==> flow/design.v <==
module branch_history_register #(parameter M = 4) (
    input logic clk,
    input logic reset,
    input logic branch_outcome,   
    output logic [M-1:0] bhr_out  
);
    always_ff @(posedge clk or posedge reset) begin
        if (reset) 
            bhr_out <= 0;  
        else 
            bhr_out <= {bhr_out[M-2:0], branch_outcome};  
    end
endmodule
module mnk_bit_predictor #(parameter K = 4,
                        parameter N = 2,
                        parameter M = 4
                        ) (
    input logic clk,
    input logic reset,
    input logic [K-1:0] index,
    input logic [M-1:0] bhr_in,
    input logic branch_outcome,        
    output logic prediction            
);
    logic [N-1:0] pht [((1<<K)*(1<<M))-1:0];  
    logic [K + M -1:0] new_index;
    assign new_index = {bhr_in,index};
    assign prediction = pht[new_index][N-1];
    always_ff @(posedge clk , posedge reset) begin
        if (reset) begin
            for (int i = 0; i < (1<<K)*(1<<M); i++)
                pht[i] <= 0;  
        end
        else begin
            if (branch_outcome) begin
                if (~(&pht[new_index]))
                    pht[new_index] <= pht[new_index] + 1;
            end
            else begin
                if (pht[new_index] > 0)
                    pht[new_index] <= pht[new_index] - 1;
            end
        end
    end
endmodule
module predictor_top #(parameter M = 3, parameter K = 4, parameter N = 3) (
    input logic clk,
    input logic reset,
    input logic [K-1:0] index,
    input logic branch_outcome,  
    output logic prediction,      
    output logic success
);
    logic [M-1:0] bhr_out;      
    branch_history_register #(M) bhr_inst (
        .clk(clk),
        .reset(reset),
        .branch_outcome(branch_outcome),
        .bhr_out(bhr_out)
    );
    mnk_bit_predictor #(K, N, M) pht_inst (
        .clk(clk),
        .reset(reset),
        .index(index),
        .bhr_in (bhr_out),
        .branch_outcome(branch_outcome),
        .prediction(prediction)
    );
    always_comb  begin
        if (prediction == branch_outcome)
        begin success = 1; end
        else begin
        success = 0;
        end
    end 
endmodule
# Tool chain data of predictor_top
# Each step is given for the RTL above and for the edited RTL.
# Lines under "before" count in the file above, lines under "after" in the edited file.
# "change" is "after" less "before", of the values as shown.
# Cell names lack the library's common part.
# Not given: --
# design
top,predictor_top
clock,clk
library,sky130hd
lib_corner,tt_025C_1v80

# The edit
# The edit as a unified diff against the file above.
# The edited RTL no longer does the same as the RTL above: the edit was made by script, with no optimisation intended.
# begin of diff
@@ -44,5 +44,5 @@
     end
 endmodule
-module predictor_top #(parameter M = 3, parameter K = 4, parameter N = 3) (
+module predictor_top #(parameter M = 3, parameter K = 4, parameter N = 2) (
     input logic clk,
     input logic reset,
# end of diff

# Word-level counts
# Yosys after proc, flatten, opt, wreduce and memory -nomap, before mapping. Print and check cells are not counted. Equal cells are merged and count once.
# bits
element,before,after,change
reg_bits,387,259,-128
inputBits,7,7,0
out_inout_bits,2,2,0
word_cells,1040,1040,0
# op_classes
element,before,after,change
n_addsub,2,2,0
cmp,1,1,0
eq_ne,129,129,0
mux,648,648,0
n_reduce_logical,131,131,0
# ops
op,before,after,change
2-to-1 mux 3 bit,646,0,-646
2-to-1 mux 2 bit,0,646,646
AND reduction 3 bit,129,128,-1
adder 3 x 1 -> 3 bit with constant B,1,0,-1
greater-than comparator 3 x 1 -> 1 bit with constant B,1,0,-1
parallel mux 3 bit (select 128 bit),1,0,-1
subtractor 3 x 1 -> 3 bit with constant B,1,0,-1
adder 2 x 1 -> 2 bit with constant B,0,1,1
greater-than comparator 2 x 1 -> 1 bit with constant B,0,1,1
parallel mux 2 bit (select 128 bit),0,1,1
AND reduction 2 bit,0,1,1
subtractor 2 x 1 -> 2 bit with constant B,0,1,1
== test 7 bit with constant B,64,64,0
== test 7 x 6 -> 1 bit with constant B,32,32,0
== test 7 x 5 -> 1 bit with constant B,16,16,0
== test 7 x 4 -> 1 bit with constant B,8,8,0
== test 7 x 3 -> 1 bit with constant B,4,4,0
== test 7 x 2 -> 1 bit with constant B,2,2,0
== test 1 bit,1,1,0
== test 7 x 1 -> 1 bit with constant B,1,1,0
zero test 7 bit,1,1,0
2-to-1 mux 1 bit,1,1,0
!= test 2 bit with constant B,1,1,0
nonzero test 2 bit,1,1,0

# Longest topological paths
# Longest topological path by Yosys (ltp), each cell counted once; first at word level (registers and memories cut), then after technology mapping (sequential cells cut; the memories' decode and read muxes count).
# depth
element,before,after,change
ltp_word,10,10,0
ABC_AREA,0,0,--
mapped_depth,19,17,-2
depth_no_buf,10,10,0

# Netlist
# The flow's flattened synthesis, as Yosys stat reports it; memories are mapped. The netlist is that of the ABC_AREA named above (0 if unset); the other value can give another one.
# mapped
element,before,after,change
cell_count,1795,1243,-552
mapped_area_um2,19510.0,12968.7,-6541.3
seqArea_um2,9684.3,6481.2,-3203.1
ffs,387,259,-128
buf_cells,181,137,-44
# by_type
cell_type,before,after,change
o21ai_0,246,11,-235
dfrtp_1,387,259,-128
mux2_2,253,133,-120
nor2_1,133,17,-116
inv_1,15,118,103
a32oi_1,27,121,94
nand3_1,67,138,71
buf_2,67,13,-54
a21oi_1,21,52,31
nand2_1,61,35,-26
o211ai_1,28,2,-26
clkbuf_1,85,108,23
mux2_4,16,0,-16
a22oi_1,58,71,13
and3b_1,19,6,-13
buf_4,13,2,-11
nor3b_1,13,3,-10
nor2b_1,17,8,-9
# Not every row of either side is listed.
# By module: a second synthesis without flattening, with its own total; a netlist apart from the flattened one above.
# hier_totals
element,before,after,change
hier_cells,1616,1868,252
area_unflattened_um2,19562.5,16099.2,-3463.3
# Rows give one instance, submodules left out.
# modules_before
module,instances,n_cells,mod_area_um2,mod_seq_area_um2
mnk_bit_predictor,1,1611,19474.9,9609.2
branch_history_register #(M=3),1,4,78.8,75.1
predictor_top,1,1,8.8,0.0
# modules_after
module,instances,n_cells,mod_area_um2,mod_seq_area_um2
mnk_bit_predictor,1,1863,16011.6,6406.1
branch_history_register #(M=3),1,4,78.8,75.1
predictor_top,1,1,8.8,0.0

# Timing after synthesis
# Path of least setup slack by OpenSTA after synthesis, without wires, with an ideal clock, recovery checks aside; 20% of the period is set as input and as output delay. Where synthesis merged equal registers, the netlist keeps one of their names.
# synth_path
element,before,after,change
path_type,input port to flip-flop,input port to flip-flop,--
start,input index[3],input index[2],--
end,register pht_inst.pht[56][2],register pht_inst.pht[101][1],--
tclk_ns,6.0,6.0,0.0
in_delay_ns,1.200,1.200,0.000
setup_ns,0.128,0.125,-0.003
t_first_pin_ns,1.200,1.200,0.000
arrival_time_ns,4.614,4.711,0.097
required_ns,5.872,5.875,0.003
path_slack_ns,1.259,1.164,-0.095
path_delay_ns,3.542,3.636,0.094
driving_pins,17,15,-2
path_buffers,8,5,-3
synth_period_reached_ns,4.741,4.836,0.095
# "path_delay_ns" is the arrival time less input delay plus setup time.
# "driving_pins": output pins that drive a net of the path, with the launching flip-flop's if there is one; two outputs of one cell count as two.
# "synth_period_reached_ns" is the clock period less the worst setup slack; recovery checks do not enter. This is arithmetic on one report: input and output delays are still those of the set period (20% each).
# Between the ends stands the longest chain of elaborated cells between them, by number of cells; it is not shown to be the way that was timed. Of several equally long chains one is given.
# Each line given opens the expression or statement behind the cell; cells for indexed reads and writes are added by Yosys, which also makes memories of some case tables.
# At most two assigning lines are given for a register; there are more.
# synth_between_before
cell_sequence,buf_6 buf_6 buf_2 buf_2 buf_1 mux2i_1 o32ai_1 a2111oi_0 nand4_1 nor4b_2 nor2_1 buf_2 fa_1 xor2_1 buf_2 buf_2 mux2_1
elab_chain_cells,10
cells_between,147
cone_classes,add/sub: 2; compare: 1; eq/ne: 128; mux: 12; reduce/logical: 4
# synth_lines_before
element,line_no,text
"start, declared",49,"input logic [K-1:0] index,"
== test 7 bit,40,if (pht[new_index] > 0)
parallel mux 3 bit (select 128 bit),40,
2-to-1 mux 3 bit,35,if (branch_outcome) begin
greater-than comparator 3 x 1 -> 1 bit,40,
2-to-1 mux 3 bit,40,
2-to-1 mux 3 bit,35,
subtractor 3 x 1 -> 3 bit,41,pht[new_index] <= pht[new_index] - 1;
2-to-1 mux 3 bit,41,
2-to-1 mux 3 bit,40,
2-to-1 mux 3 bit,35,
"end, assigned",37,pht[new_index] <= pht[new_index] + 1;
"end, assigned",41,
"end, declared",25,logic [N-1:0] pht [((1<<K)*(1<<M))-1:0];
# synth_between_after
cell_sequence,buf_2 nor4bb_1 clkbuf_1 a22oi_1 o22ai_1 or4_1 or4_4 nor4_4 xor2_1 and3_1 or4b_1 buf_2 buf_6 buf_6 mux2_2
elab_chain_cells,10
cells_between,147
cone_classes,add/sub: 2; compare: 1; eq/ne: 128; mux: 12; reduce/logical: 4
# synth_lines_after
element,line_no,text
"start, declared",49,"input logic [K-1:0] index,"
== test 7 bit,40,if (pht[new_index] > 0)
parallel mux 2 bit (select 128 bit),40,
2-to-1 mux 2 bit,35,if (branch_outcome) begin
greater-than comparator 2 x 1 -> 1 bit,40,
2-to-1 mux 2 bit,40,
2-to-1 mux 2 bit,35,
subtractor 2 x 1 -> 2 bit,41,pht[new_index] <= pht[new_index] - 1;
2-to-1 mux 2 bit,41,
2-to-1 mux 2 bit,40,
2-to-1 mux 2 bit,35,
"end, assigned",37,pht[new_index] <= pht[new_index] + 1;
"end, assigned",41,
"end, declared",25,logic [N-1:0] pht [((1<<K)*(1<<M))-1:0];

# Worst path after layout
# Path of least setup slack in the final report of the runs of pair 1 (OpenROAD, finished layout, wires in). Where an end is a register, its clock arrival counts in the times.
# layout_path
element,before,after,change
path_type,input port to output port,input port to output port,--
start,input index[1],input index[1],--
end,output success,output prediction,--
tclk_ns,5.92,5.92,0.00
in_delay_ns,1.18,1.18,0.00
output_delay_ns,1.18,1.18,0.00
t_first_pin_ns,1.18,1.18,0.00
arrival_time_ns,4.65,4.55,-0.10
required_ns,4.74,4.74,0.00
path_slack_ns,0.09,0.18,0.09
driving_pins,12,13,1
path_buffers,4,6,2
# Between the ends stands the longest chain of elaborated cells between them, by number of cells; it is not shown to be the way that was timed. Of several equally long chains one is given.
# layout_between_before
cell_sequence,buf_2 buf_4 and2_2 buf_4 a22o_1 a22oi_1 o21ai_0 a2111o_1 nor4b_4 nor2_1 xnor2_1 clkdlybuf4s50_1
elab_chain_cells,4
cells_between,131
cone_classes,eq/ne: 128; mux: 2; reduce/logical: 1
# layout_lines_before
element,line_no,text
"start, declared",49,"input logic [K-1:0] index,"
== test 7 bit,28,assign prediction = pht[new_index][N-1];
parallel mux 3 bit (select 128 bit),28,
== test 1 bit,70,if (prediction == branch_outcome)
2-to-1 mux 1 bit,70,
"end, declared",52,output logic success
# layout_between_after
cell_sequence,clkdlybuf4s50_1 buf_12 and4b_1 buf_4 a22oi_2 nor2_1 a311oi_1 nand3_1 nor4_4 buf_4 nor2_1 buf_4 clkdlybuf4s50_1
elab_chain_cells,2
cells_between,129
cone_classes,eq/ne: 127; mux: 1; reduce/logical: 1
# layout_lines_after
element,line_no,text
"start, declared",49,"input logic [K-1:0] index,"
== test 7 bit,28,assign prediction = pht[new_index][N-1];
parallel mux 2 bit (select 128 bit),28,
"end, declared",51,"output logic prediction,"

# Measured runs
# Both versions went through the flow (Yosys, OpenROAD) with the same settings in each pair. Constraints: input delay and output delay 20% of the set period each, output load 0.01 pF.
# settings_pair_1
CORE_UTILIZATION,40
PLACE_DENSITY,0.6
period_ns,5.92
CAP_MARGIN,20
CORE_MARGIN,2
SLEW_MARGIN,20
# results_pair_1
element,before,after,change
synthArea_um2,19510.0,12968.7,-6541.3
design.die.area_um2,50557.5,33878.1,-16679.4
finalCellArea_um2,23186.0,15028.2,-8157.8
util_pct,48.4,47.4,-1.0
timing.setup.ws_ns,0.088,0.184,0.096
setup_tns_ns,0.000,0.000,0.000
worst_hold_slack_ns,0.486,0.501,0.015
fin_power_w,0.008535,0.005076,-0.003459
period_reached_ns,5.832,5.736,-0.096
# settings_pair_2
ABC_AREA,1
CORE_MARGIN,6
CORE_UTILIZATION,24
GPL_ROUTABILITY_DRIVEN,1
MIN_ROUTING_LAYER,met2
PLACE_DENSITY_LB_ADDON,0.28
period_ns,7.0
CAP_MARGIN,20
SLEW_MARGIN,20
# results_pair_2
element,before,after,change
synthArea_um2,20440.9,15741.3,-4699.6
design.die.area_um2,92318.7,71880.3,-20438.4
finalCellArea_um2,23537.6,17665.7,-5871.9
util_pct,28.0,27.4,-0.6
timing.setup.ws_ns,0.558,0.168,-0.390
setup_tns_ns,0.000,0.000,0.000
worst_hold_slack_ns,0.467,0.469,0.002
fin_power_w,0.006925,0.004363,-0.002562
period_reached_ns,6.442,6.832,0.390
# "period_reached_ns" is the run's clock period less its worst setup slack. It is reckoned from that one timing run; input and output delays stay at 20% of the period that was set.
# "fin_power_w": no workload was simulated; the value follows from the tool's default switching activity.
